==> flow/design.v <==
module apb_slave (
	input  wire sys_clk,
	input  wire sys_rst_n,
	input  wire tim_psel,
	input  wire tim_penable,
	input  wire tim_pwrite,
	output wire tim_pready,
	output wire wr_en,
	output wire rd_en
);
	reg  apb_access;
	wire apb_access_pre;
	assign wr_en          = tim_pready  & tim_pwrite;
	assign rd_en          = tim_pready  & ~tim_pwrite;
	assign tim_pready     = apb_access  & tim_penable;
	assign apb_access_pre = tim_penable & tim_psel;
	always @(posedge sys_clk, negedge sys_rst_n) begin
		if (!sys_rst_n) begin
			apb_access <= 1'b0;
		end else begin
			apb_access <= apb_access_pre;
		end
	end
endmodule
module counter (
	input  wire sys_clk,
	input  wire sys_rst_n,
	input  wire timer_en,
	input  wire div_en,
	input  wire [3:0]  div_val,
	input  wire [63:0] cnt_tdr,
	input  wire cnt_tdr_en,
	input  wire cnt_clr,
	input  wire timer_en_nedge,
	input  wire halt_en,
	output reg  [63:0] count,
	output reg  cnt_update
);
	reg  [63:0] cnt_pre;
	wire cnt_en;
	wire pulse;
	reg  [7:0]  sub_cnt;
	wire [7:0]  sub_cnt_pre;
	reg  [7:0]  sub_cnt_cmp;
	wire sub_cnt_clr;
	wire sub_cnt_en;
	assign cnt_en = ~halt_en && timer_en && (!div_en || (div_val==0) || pulse );
	always @(posedge sys_clk, negedge sys_rst_n) begin
		if (!sys_rst_n) begin
			cnt_update <= 1'b0;
		end else begin
			cnt_update <= cnt_en;
		end
	end
	always @(*) begin
		if( ((cnt_clr & cnt_en) | timer_en_nedge) & (~halt_en) ) begin
			cnt_pre = 64'h0;
		end else begin
			if (cnt_tdr_en) begin
				cnt_pre = cnt_tdr;
			end else begin
				if (cnt_en) begin
					cnt_pre = count + 1;
				end else begin
					cnt_pre = count;
				end
			end
		end
	end
	always @(posedge sys_clk, negedge sys_rst_n) begin
		if (!sys_rst_n) begin
			count <= 64'b0;
		end else begin
			count <= cnt_pre;
		end
	end
	always @(*) begin
		case (div_val)
			4'h0: sub_cnt_cmp = 8'd0;
			4'h2: sub_cnt_cmp = 8'd3;
			4'h3: sub_cnt_cmp = 8'd7;
			4'h4: sub_cnt_cmp = 8'd15;
			4'h5: sub_cnt_cmp = 8'd31;
			4'h6: sub_cnt_cmp = 8'd63;
			4'h7: sub_cnt_cmp = 8'd127;
			4'h8: sub_cnt_cmp = 8'd255;
			default: sub_cnt_cmp = 8'd1;
		endcase
	end
	assign pulse       = sub_cnt == sub_cnt_cmp;
	assign sub_cnt_pre = sub_cnt_clr ? 8'h0 : sub_cnt_en ? sub_cnt+1 : sub_cnt;
	assign sub_cnt_clr = ~halt_en & (~timer_en | ~div_en | pulse);
	assign sub_cnt_en  = ~halt_en & timer_en & div_en & (div_val!=0);
	always @(posedge sys_clk, negedge sys_rst_n) begin
		if (!sys_rst_n) begin
			sub_cnt <= 8'b0;
		end else begin
			sub_cnt <= sub_cnt_pre;
		end
	end
endmodule
module register (
	input  wire sys_clk,
	input  wire sys_rst_n,
	input  wire wr_en,
	input  wire rd_en,
	input  wire [11:0] tim_paddr,
	input  wire [31:0] tim_pwdata,
	input  wire [3:0]  tim_pstrb,
	output reg  [31:0] tim_prdata,
	output wire tim_pslverr,
	output wire tim_int,
	input  wire dbg_mode,
	input  wire cnt_update,
	input  wire [63:0] count,
	output wire timer_en,
	output wire div_en,
	output wire [3:0]  div_val,
	output wire [63:0] cnt_tdr,
	output wire cnt_tdr_en,
	output wire cnt_clr,
	output wire timer_en_nedge,
	output wire halt_en
);
	reg  [31:0] TCR_reg;
	reg  [31:0] TDR0_reg;
	reg  [31:0] TDR1_reg;
	reg  [31:0] TCMP0_reg;
	reg  [31:0] TCMP1_reg;
	reg  [31:0] TIER_reg;
	reg  [31:0] TISR_reg;
	reg  [31:0] THCSR_reg;
	wire [5:0]  TCR_pre;
	reg  [31:0] TDR0_pre;
	reg  [31:0] TDR1_pre;
	wire [31:0] TCMP0_pre;
	wire [31:0] TCMP1_pre;
	wire THCSR_pre;
	wire TIER_pre;
	wire TISR_pre;
	wire TCR_sel0;
	wire TCR_sel1;
	wire TDR0_sel;
	wire TDR1_sel;
	wire TCMP0_sel;
	wire TCMP1_sel;
	wire TIER_sel;
	wire TISR_clr;
	wire TISR_set;
	wire THCSR_sel;
	wire prohibit_err;
	wire div_en_err;
	wire div_val_err;
	reg  timer_en_next;
	function [31:0] strobe_merge;
		input [3:0]  pstrb;
		input [31:0] pwdata;
		input [31:0] data_reg;
		reg   [31:0] mask;
		begin
			mask = {{8{pstrb[3]}},
				{8{pstrb[2]}},
				{8{pstrb[1]}},
				{8{pstrb[0]}}};
			strobe_merge = (pwdata & mask) | (data_reg & (~mask));
		end
	endfunction
	assign timer_en    = TCR_reg[0];
	assign div_en      = TCR_reg[1];
	assign div_val     = TCR_reg[11:8];
	assign cnt_tdr     = {TDR1_pre,TDR0_pre};
	assign cnt_tdr_en  = TDR0_sel | TDR1_sel;
	assign cnt_clr     = TISR_set;
	assign halt_en     = dbg_mode & THCSR_reg[0];
	assign tim_int     = TIER_reg[0] & TISR_reg[0];
	assign div_en_err  = TCR_sel0 & TCR_reg[0] & (TCR_reg[1] !== tim_pwdata[1]);
	assign div_val_err = TCR_sel1 & TCR_reg[0] & (TCR_reg[11:8] !== tim_pwdata[11:8]);
	assign prohibit_err= TCR_sel1 & (tim_pwdata[11:8]>4'h8);
	assign tim_pslverr = div_en_err | div_val_err | prohibit_err;
	assign TCR_sel0     = wr_en & (tim_paddr === 12'h0) & tim_pstrb[0];
	assign TCR_sel1     = wr_en & (tim_paddr === 12'h0) & tim_pstrb[1];
	assign TCR_pre[1:0] = TCR_sel0 & ~tim_pslverr ? tim_pwdata[1:0]  : TCR_reg[1:0];
	assign TCR_pre[5:2] = TCR_sel1 & ~tim_pslverr ? tim_pwdata[11:8] : TCR_reg[11:8];
	assign timer_en_nedge = timer_en_next & (~timer_en);
	always @(posedge sys_clk, negedge sys_rst_n) begin
		if (!sys_rst_n) begin
			timer_en_next <= 1'b0;
		end else begin
			timer_en_next <= timer_en;
		end
	end
	assign TDR0_sel = wr_en & (tim_paddr === 12'h4);
	always @(*) begin
		if(TDR0_sel) begin
			TDR0_pre = strobe_merge(tim_pstrb,tim_pwdata,TDR0_reg);
		end else begin
			if (timer_en_nedge) begin
				TDR0_pre = 32'h0;
			end else begin
				if (cnt_update) begin
					TDR0_pre = count[31:0];
				end else begin
					TDR0_pre = TDR0_reg;
				end
			end
		end
	end
	assign TDR1_sel  = wr_en & (tim_paddr === 12'h8);
	always @(*) begin
		if(TDR1_sel) begin
			TDR1_pre = strobe_merge(tim_pstrb,tim_pwdata,TDR1_reg);
		end else begin
			if (timer_en_nedge) begin
				TDR1_pre = 32'h0;
			end else begin
				if (cnt_update) begin
					TDR1_pre = count[63:32];
				end else begin
					TDR1_pre = TDR1_reg;
				end
			end
		end
	end
	assign TCMP0_sel = wr_en & (tim_paddr === 12'hC);
	assign TCMP0_pre = TCMP0_sel ? strobe_merge(tim_pstrb,tim_pwdata,TCMP0_reg) : TCMP0_reg;
	assign TCMP1_sel = wr_en & (tim_paddr === 12'h10);
	assign TCMP1_pre = TCMP1_sel ? strobe_merge(tim_pstrb,tim_pwdata,TCMP1_reg) : TCMP1_reg;
	assign TIER_sel  = wr_en & tim_pstrb[0] & (tim_paddr === 12'h14);
	assign TIER_pre  = TIER_sel ? tim_pwdata[0] : TIER_reg[0];
	assign TISR_clr  = wr_en & tim_pstrb[0] & tim_pwdata[0] & (tim_paddr === 12'h18);
	assign TISR_set  = count === {TCMP1_reg,TCMP0_reg};
	assign TISR_pre  = TISR_clr ? 1'b0 : ( TISR_set ? 1'b1 : TISR_reg[0]);
	assign THCSR_sel    = wr_en & tim_pstrb[0] & (tim_paddr === 12'h1C);
	assign THCSR_pre    = THCSR_sel ? tim_pwdata[0] : THCSR_reg[0];
	always @(*) begin
		if (rd_en) begin
			case (tim_paddr)
				12'h00: tim_prdata = TCR_reg;
				12'h04: tim_prdata = TDR0_reg;
				12'h08: tim_prdata = TDR1_reg;
				12'h0C: tim_prdata = TCMP0_reg;
				12'h10: tim_prdata = TCMP1_reg;
				12'h14: tim_prdata = TIER_reg;
				12'h18: tim_prdata = TISR_reg;
				12'h1C: tim_prdata = THCSR_reg;
				default: tim_prdata = 32'h0;
			endcase
		end else begin
			tim_prdata = 32'h0;
		end
	end
	always @(posedge sys_clk, negedge sys_rst_n) begin
		if (!sys_rst_n) begin
			TCR_reg <= 32'h0000_0100;
		end else begin
			TCR_reg[1:0]  <= TCR_pre[1:0];
			TCR_reg[11:8] <= TCR_pre[5:2];
		end
	end
	always @(posedge sys_clk, negedge sys_rst_n) begin
		if (!sys_rst_n) begin
			TDR0_reg <= 32'h0;
		end else begin
			TDR0_reg <= TDR0_pre;
		end
	end
	always @(posedge sys_clk, negedge sys_rst_n) begin
		if (!sys_rst_n) begin
			TDR1_reg <= 32'h0;
		end else begin
			TDR1_reg <= TDR1_pre;
		end
	end
	always @(posedge sys_clk, negedge sys_rst_n) begin
		if (!sys_rst_n) begin
			TCMP0_reg <= 32'hFFFF_FFFF;
		end else begin
			TCMP0_reg <= TCMP0_pre;
		end
	end
	always @(posedge sys_clk, negedge sys_rst_n) begin
		if (!sys_rst_n) begin
			TCMP1_reg <= 32'hFFFF_FFFF;
		end else begin
			TCMP1_reg <= TCMP1_pre;
		end
	end
	always @(posedge sys_clk, negedge sys_rst_n) begin
		if (!sys_rst_n) begin
			TIER_reg <= 32'h0;
		end else begin
			TIER_reg[0] <= TIER_pre;
		end
	end
	always @(posedge sys_clk, negedge sys_rst_n) begin
		if (!sys_rst_n) begin
			TISR_reg <= 32'h0;
		end else begin
			TISR_reg[0] <= TISR_pre;
		end
	end
	always @(posedge sys_clk, negedge sys_rst_n) begin
		if (!sys_rst_n) begin
			THCSR_reg <= 32'h0;
		end else begin
			THCSR_reg[0] <= THCSR_pre;
			THCSR_reg[1] <= dbg_mode & THCSR_reg[0];
		end
	end
endmodule
module timer_top (
	input  wire sys_clk,
	input  wire sys_rst_n,
	input  wire tim_psel,
	input  wire tim_penable,
	input  wire tim_pwrite,
	input  wire [11:0] tim_paddr,
	input  wire [31:0] tim_pwdata,
	input  wire [3:0]  tim_pstrb,
	output wire [31:0] tim_prdata,
	output wire tim_pslverr,
	output wire tim_pready,
	output wire tim_int,
	input  wire dbg_mode
);
	wire wr_en;
	wire rd_en;
	wire timer_en;
	wire div_en;
	wire [3:0]  div_val;
	wire [63:0] cnt_tdr;
	wire cnt_tdr_en;
	wire cnt_clr;
	wire timer_en_nedge;
	wire [63:0] count;
	wire cnt_update;
	wire halt_en;
	apb_slave apb_slave_u(
		.sys_clk        (sys_clk        ),
		.sys_rst_n      (sys_rst_n      ),
		.tim_psel       (tim_psel       ),
		.tim_penable    (tim_penable    ),
		.tim_pwrite     (tim_pwrite     ),
		.tim_pready     (tim_pready     ),
		.wr_en          (wr_en          ),
		.rd_en          (rd_en          )
	);	
	register register_u (
		.sys_clk        (sys_clk        ),
		.sys_rst_n      (sys_rst_n      ),
		.wr_en          (wr_en          ),
		.rd_en          (rd_en          ),
		.tim_paddr      (tim_paddr      ),
		.tim_pwdata     (tim_pwdata     ),
		.tim_prdata     (tim_prdata     ),
		.tim_pstrb      (tim_pstrb      ),
		.tim_pslverr    (tim_pslverr    ),
		.tim_int        (tim_int        ),
		.dbg_mode       (dbg_mode       ),
		.timer_en       (timer_en       ),
		.div_en         (div_en         ),
		.div_val        (div_val        ),
		.cnt_tdr        (cnt_tdr        ),
		.cnt_tdr_en     (cnt_tdr_en     ),	
		.cnt_clr        (cnt_clr        ),
		.timer_en_nedge (timer_en_nedge ),
		.count          (count          ),
		.cnt_update     (cnt_update     ),
		.halt_en        (halt_en        )
	);
	counter counter_u (
		.sys_clk        (sys_clk        ),
		.sys_rst_n      (sys_rst_n      ),
		.timer_en       (timer_en       ),
		.div_en         (div_en         ),
		.div_val        (div_val        ),
		.cnt_tdr        (cnt_tdr        ),
		.cnt_tdr_en     (cnt_tdr_en     ),	
		.timer_en_nedge (timer_en_nedge ),
		.cnt_clr        (cnt_clr        ),
		.count          (count          ),
		.cnt_update     (cnt_update     ),
		.halt_en        (halt_en        )
	);
endmodule
## From RTL to reports: timer_top

What the tools print for timer_top, step after step.
Line numbers count from 1 in the design file above.
Not given: -

- Top: timer_top
- Clock input: sys_clk
- Standard-cell library: sky130hd
- Corner: tt_025C_1v80

## After elaboration

Yosys after proc, flatten, opt, wreduce and memory -nomap, before mapping. Memory bits, and registers merged into a memory's read port (data or address), are not among the register bits. Print and check cells are not counted. Equal cells are merged and count once.
Memory sizes are those after Yosys's memory passes, which may raise the word count (mostly to a power of two), join words into wider ones and drop unused or constant bits.

- Memory cells: 1
- Memory bits (read-only): 128
- Flip-flop bits (word level): 213

- Magnitude comparators: 1
- Reductions and logical operators: 11
- Bitwise logic cells: 53
- Equality and inequality tests: 19
- Mux-type cells: 15
- Add/sub/neg operators: 2

Memories:

| name | words | width | read ports | write ports | RTL line | text |
|---|---|---|---|---|---|---|
| (no name shown) | 16 | 8 | 1 | 0 | 78 | `case (div_val)` |

Operators by type and width:

| kind | number |
|---|---|
| 32-bit parallel mux with 8-bit select | 1 |
| 32-bit 2-to-1 mux | 7 |
| 64-bit 2-to-1 mux | 3 |
| 32-bit AND | 5 |
| 32-bit OR | 4 |
| 64-bit by 1-bit adder with 64-bit output with constant B | 1 |
| 64-bit case equality test | 1 |
| 12-bit by 5-bit == test with 1-bit output with constant B | 4 |
| 12-bit by 5-bit case equality test with 1-bit output with constant B | 4 |
| 1-bit AND | 32 |
| 32-bit NOT | 1 |
| 12-bit by 4-bit == test with 1-bit output with constant B | 2 |
| 12-bit by 4-bit case equality test with 1-bit output with constant B | 2 |
| 8-bit 2-to-1 mux | 2 |
| 12-bit by 1-bit case equality test with 1-bit output with constant B | 1 |
| 12-bit by 3-bit == test with 1-bit output with constant B | 1 |
| 12-bit by 3-bit case equality test with 1-bit output with constant B | 1 |
| 12-bit zero test | 1 |
| 8-bit by 1-bit adder with 8-bit output with constant B | 1 |
| 8-bit == test | 1 |
| 1-bit OR | 6 |
| 1-bit NOT | 5 |
| 2-bit nonzero test | 2 |
| 4-bit greater-than comparator with constant B | 1 |
| 4-bit !== test | 1 |
| 4-bit zero test | 1 |
| 4-bit nonzero test | 1 |
| 3-bit nonzero test | 1 |

Other operator kinds: 5; their cells: 8.

## Logic depth

Depth = most cells in a row (Yosys ltp): at word level without a register or memory, in the mapped netlist without a sequential cell, where the memories' decode and read muxes count.

- Word-level depth: 10
- ABC_AREA: 0
- Gate-level depth with buffers: 12
- Depth with buffers taken out: 8

## After synthesis

Yosys stat after the flow's synthesis: flattened, memories mapped to cells. It holds for the ABC_AREA given above (unset counts as 0); a run with the other value may have another netlist.
The area totals of this step are shown rounded.

- Mapped cells: 1,310
- Area of sequential cells: 5,410 µm²
- Flip-flops: 213
- Mapped area: 13,300 µm²

Cells by type:

| cell type | number |
|---|---|
| sky130_fd_sc_hd__dfrtp_1 | 148 |
| sky130_fd_sc_hd__dfstp_2 | 65 |
| sky130_fd_sc_hd__mux2_2 | 109 |
| sky130_fd_sc_hd__mux2i_1 | 70 |
| sky130_fd_sc_hd__xor2_1 | 80 |
| sky130_fd_sc_hd__a21oi_1 | 109 |
| sky130_fd_sc_hd__xnor2_1 | 58 |
| sky130_fd_sc_hd__a22oi_1 | 57 |
| sky130_fd_sc_hd__mux2_1 | 27 |
| sky130_fd_sc_hd__nor2_1 | 79 |
| sky130_fd_sc_hd__clkbuf_1 | 73 |
| sky130_fd_sc_hd__nand3_1 | 54 |
| sky130_fd_sc_hd__a211oi_1 | 35 |
| sky130_fd_sc_hd__nor4_2 | 19 |
| sky130_fd_sc_hd__o21ai_0 | 45 |
| sky130_fd_sc_hd__nand2_1 | 55 |
| sky130_fd_sc_hd__nor3_2 | 17 |
| sky130_fd_sc_hd__nor4_1 | 24 |

Other cell types: 50; their cells: 186.
The figures by module come from a second, unflattened synthesis with its own total; it is not the netlist above.

- Cell total of the unflattened synthesis: 1,417
- Area (unflattened synthesis): 13,300 µm²

Rows give one instance, submodules left out.

Modules:

| module | sequential area (µm²) | cells | times used | area (µm²) |
|---|---|---|---|---|
| register | 3,560 | 859 | 1 | 8,630 |
| counter | 1,830 | 553 | 1 | 4,640 |
| apb_slave | 25.0 | 5 | 1 | 55.1 |
| timer_top | 0.0 | 0 | 1 | 0.0 |

## Worst setup path after synthesis

Source: OpenSTA report_checks on the synthesized netlist (no wires, ideal clock, input and output delay 20% of the period each), path of least setup slack; recovery checks are left aside. Register names are those of the netlist, which keeps one name where synthesis merged equal registers.

- Kind: in2out
- Start: input tim_paddr[7]
- End: output tim_prdata[25]
- Slack: 2,087 ps
- Driving pins on the path: 6
- Clock period: 6,500 ps
- Input delay: 1,300 ps
- Data required time: 5,200 ps
- Path delay: 1,813 ps
- Buffers on the path: 1
- Data arrival time: 3,113 ps
- Synthesis period reached: 4,413 ps

"path delay" is the arrival time less input delay plus setup time.
At an output port there is no setup time.
"driving pins on the path": output pins that drive a net of the path, with the launching flip-flop's if there is one; two outputs of one cell count as two.
"synthesis period reached" = period - worst setup slack (recovery checks aside). The figure is calculated, with input and output delays left at 20% of the set period.
Between the ends stands the longest chain of elaborated cells between them, by number of cells; it is not shown to be the way that was timed. Of several equally long chains one is given.
A line is the first line of the expression or statement that the cell stems from. Yosys adds cells for indexed reads and writes and turns some case tables into memories.

- Path through: sky130_fd_sc_hd__nor4_1 sky130_fd_sc_hd__nand3_1 sky130_fd_sc_hd__nor3_1 sky130_fd_sc_hd__clkbuf_1 sky130_fd_sc_hd__a22oi_1 sky130_fd_sc_hd__a21oi_1
- Cells in the longest elaborated chain: 3

Ends and longest elaborated chain, post-synthesis:

| what | RTL line | text |
|---|---|---|
| start, declared | 317 | `input wire [11:0] tim_paddr,` |
| 12-bit by 5-bit == test with 1-bit output | 237 | `case (tim_paddr)` |
| 32-bit parallel mux with 8-bit select | 237 |  |
| 32-bit 2-to-1 mux | 236 | `if (rd_en) begin` |
| end, declared | 320 | `output wire [31:0] tim_prdata,` |

## Timing after layout

From the final timing report of record 1: the path of least setup slack in the routed layout; clock arrival at registers is part of the times.
The report prints the path's times to 10 ps; the period is as set.

- Kind: in2out
- Start: input tim_paddr[7]
- End: output tim_prdata[22]
- Clock period: 5,720 ps
- Input delay: 1,140 ps
- Data arrival time: 4,010 ps
- Driving pins on the path: 7
- Slack: 570 ps
- Data required time: 4,580 ps
- Buffers on the path: 3

Between the ends stands the longest chain of elaborated cells between them, by number of cells; it is not shown to be the way that was timed. Of several equally long chains one is given.

- Path through: sky130_fd_sc_hd__clkdlybuf4s50_1 sky130_fd_sc_hd__nor4_1 sky130_fd_sc_hd__nand3_1 sky130_fd_sc_hd__buf_4 sky130_fd_sc_hd__or3b_2 sky130_fd_sc_hd__a21oi_1 sky130_fd_sc_hd__clkdlybuf4s50_1
- Cells in the longest elaborated chain: 3

Ends and longest elaborated chain, after layout:

| what | RTL line | text |
|---|---|---|
| start, declared | 317 | `input wire [11:0] tim_paddr,` |
| 12-bit by 5-bit == test with 1-bit output | 237 | `case (tim_paddr)` |
| 32-bit parallel mux with 8-bit select | 237 |  |
| 32-bit 2-to-1 mux | 236 | `if (rd_en) begin` |
| end, declared | 320 | `output wire [31:0] tim_prdata,` |

Top module timer_top; platform sky130hd; tools Yosys and OpenROAD; 6 stored runs in no particular order. Input and output delays are each 20% of the period that was set; the output load is 0.01 pF.
"achieved period" means the clock period less the worst setup slack. The figure is calculated, with input and output delays left at 20% of the set period.
"worst setup path time" is the time allowed to the run's worst setup path (the clock period less input and output delay, where it has them) less its slack. Clock arrival times count: a late capture clock shortens it, a late launch clock lengthens it.
By "total power after layout" is meant OpenSTA's value without simulated activity: inputs other than the clock are taken to toggle once in ten clock periods, and the tool carries that through the logic.
"worst setup path time" is known to 10 ps.
The measured numbers are rounded.

### Record 1

Settings: `CORE_UTILIZATION=40`, `PLACE_DENSITY=0.6`, `period_ns=5.72`, `CAP_MARGIN=20`, `CORE_MARGIN=2`, `SLEW_MARGIN=20`

- Achieved period: 5,154 ps
- Total power after layout: 3,250 µW
- Post-synthesis cell area: 13,300 µm²
- Final design utilization: 47.2 %
- Full die area: 34,800 µm²
- Worst setup slack after layout: 566 ps
- Standard-cell area after layout: 15,400 µm²
- Worst setup path time: 2,870 ps
- Worst setup path kind: in2out
- Total negative slack on setup checks: 0 ps
- Worst-case hold slack: 553 ps

### Record 2

Settings: `ABC_AREA=1`, `CORE_ASPECT_RATIO=0.52`, `CORE_MARGIN=2`, `CORE_UTILIZATION=19`, `CTS_CLUSTER_SIZE=33`, `GPL_ROUTABILITY_DRIVEN=0`, `GPL_TIMING_DRIVEN=1`, `HOLD_SLACK_MARGIN=-0.02`, `MAX_ROUTING_LAYER=met4`, `MIN_ROUTING_LAYER=met1`, `SETUP_SLACK_MARGIN=-0.4`, `SLEW_MARGIN=35`, `TNS_END_PERCENT=95`, `period_ns=6.13`, `CAP_MARGIN=20`

- Achieved period: 5,450 ps
- Total power after layout: 3,160 µW
- Post-synthesis cell area: 15,500 µm²
- Final design utilization: 22.6 %
- Full die area: 84,100 µm²
- Worst setup slack after layout: 680 ps
- Standard-cell area after layout: 18,300 µm²
- Worst setup path time: 3,000 ps
- Worst setup path kind: in2out
- Total negative slack on setup checks: 0 ps
- Worst-case hold slack: 510 ps

### Record 3

Settings: `CELL_PAD_IN_SITES_DETAIL_PLACEMENT=1`, `CORE_ASPECT_RATIO=0.51`, `CORE_UTILIZATION=53`, `CTS_CLUSTER_DIAMETER=39`, `CTS_CLUSTER_SIZE=45`, `GPL_ROUTABILITY_DRIVEN=0`, `MIN_ROUTING_LAYER=met1`, `PLACE_DENSITY=0.6`, `SETUP_SLACK_MARGIN=-0.27`, `period_ns=8.45`, `CAP_MARGIN=20`, `CORE_MARGIN=2`, `SLEW_MARGIN=20`

- Achieved period: 6,672 ps
- Total power after layout: 2,380 µW
- Post-synthesis cell area: 13,300 µm²
- Final design utilization: 62.3 %
- Full die area: 26,500 µm²
- Worst setup slack after layout: 1,780 ps
- Standard-cell area after layout: 15,400 µm²
- Worst setup path time: 3,290 ps
- Worst setup path kind: in2out
- Total negative slack on setup checks: 0 ps
- Worst-case hold slack: 544 ps

### Record 4

Settings: `CAP_MARGIN=40`, `CELL_PAD_IN_SITES_DETAIL_PLACEMENT=1`, `CORE_ASPECT_RATIO=0.51`, `CORE_UTILIZATION=53`, `CTS_CLUSTER_DIAMETER=39`, `CTS_CLUSTER_SIZE=45`, `GPL_ROUTABILITY_DRIVEN=1`, `MAX_ROUTING_LAYER=met4`, `MIN_ROUTING_LAYER=met1`, `PLACE_DENSITY_LB_ADDON=0.19`, `SETUP_SLACK_MARGIN=-0.27`, `period_ns=8.45`, `CORE_MARGIN=2`, `SLEW_MARGIN=20`

- Achieved period: 6,908 ps
- Total power after layout: 2,260 µW
- Post-synthesis cell area: 13,300 µm²
- Final design utilization: 62.5 %
- Full die area: 26,500 µm²
- Worst setup slack after layout: 1,540 ps
- Standard-cell area after layout: 15,400 µm²
- Worst setup path time: 3,530 ps
- Worst setup path kind: in2out
- Total negative slack on setup checks: 0 ps
- Worst-case hold slack: 566 ps

### Record 5

Settings: `ABC_AREA=0`, `CAP_MARGIN=25`, `CORE_ASPECT_RATIO=1.19`, `CORE_MARGIN=2`, `CORE_UTILIZATION=60`, `CTS_CLUSTER_DIAMETER=207`, `HOLD_SLACK_MARGIN=0.19`, `MIN_ROUTING_LAYER=met2`, `PLACE_DENSITY=0.35`, `SETUP_SLACK_MARGIN=0.29`, `period_ns=9.63`, `SLEW_MARGIN=20`

- Achieved period: 7,007 ps
- Total power after layout: 1,940 µW
- Post-synthesis cell area: 13,300 µm²
- Final design utilization: 69.4 %
- Full die area: 23,400 µm²
- Worst setup slack after layout: 2,620 ps
- Standard-cell area after layout: 15,200 µm²
- Worst setup path time: 3,160 ps
- Worst setup path kind: in2out
- Total negative slack on setup checks: 0 ps
- Worst-case hold slack: 539 ps

### Record 6

Settings: `CORE_UTILIZATION=40`, `PLACE_DENSITY=0.6`, `SETUP_SLACK_MARGIN=0.66`, `period_ns=5.72`, `CAP_MARGIN=20`, `CORE_MARGIN=2`, `SLEW_MARGIN=20`

- Achieved period: 4,921 ps
- Total power after layout: 3,250 µW
- Post-synthesis cell area: 13,300 µm²
- Final design utilization: 47.2 %
- Full die area: 34,800 µm²
- Worst setup slack after layout: 799 ps
- Standard-cell area after layout: 15,400 µm²
- Worst setup path time: 2,630 ps
- Worst setup path kind: in2out
- Total negative slack on setup checks: 0 ps
- Worst-case hold slack: 553 ps
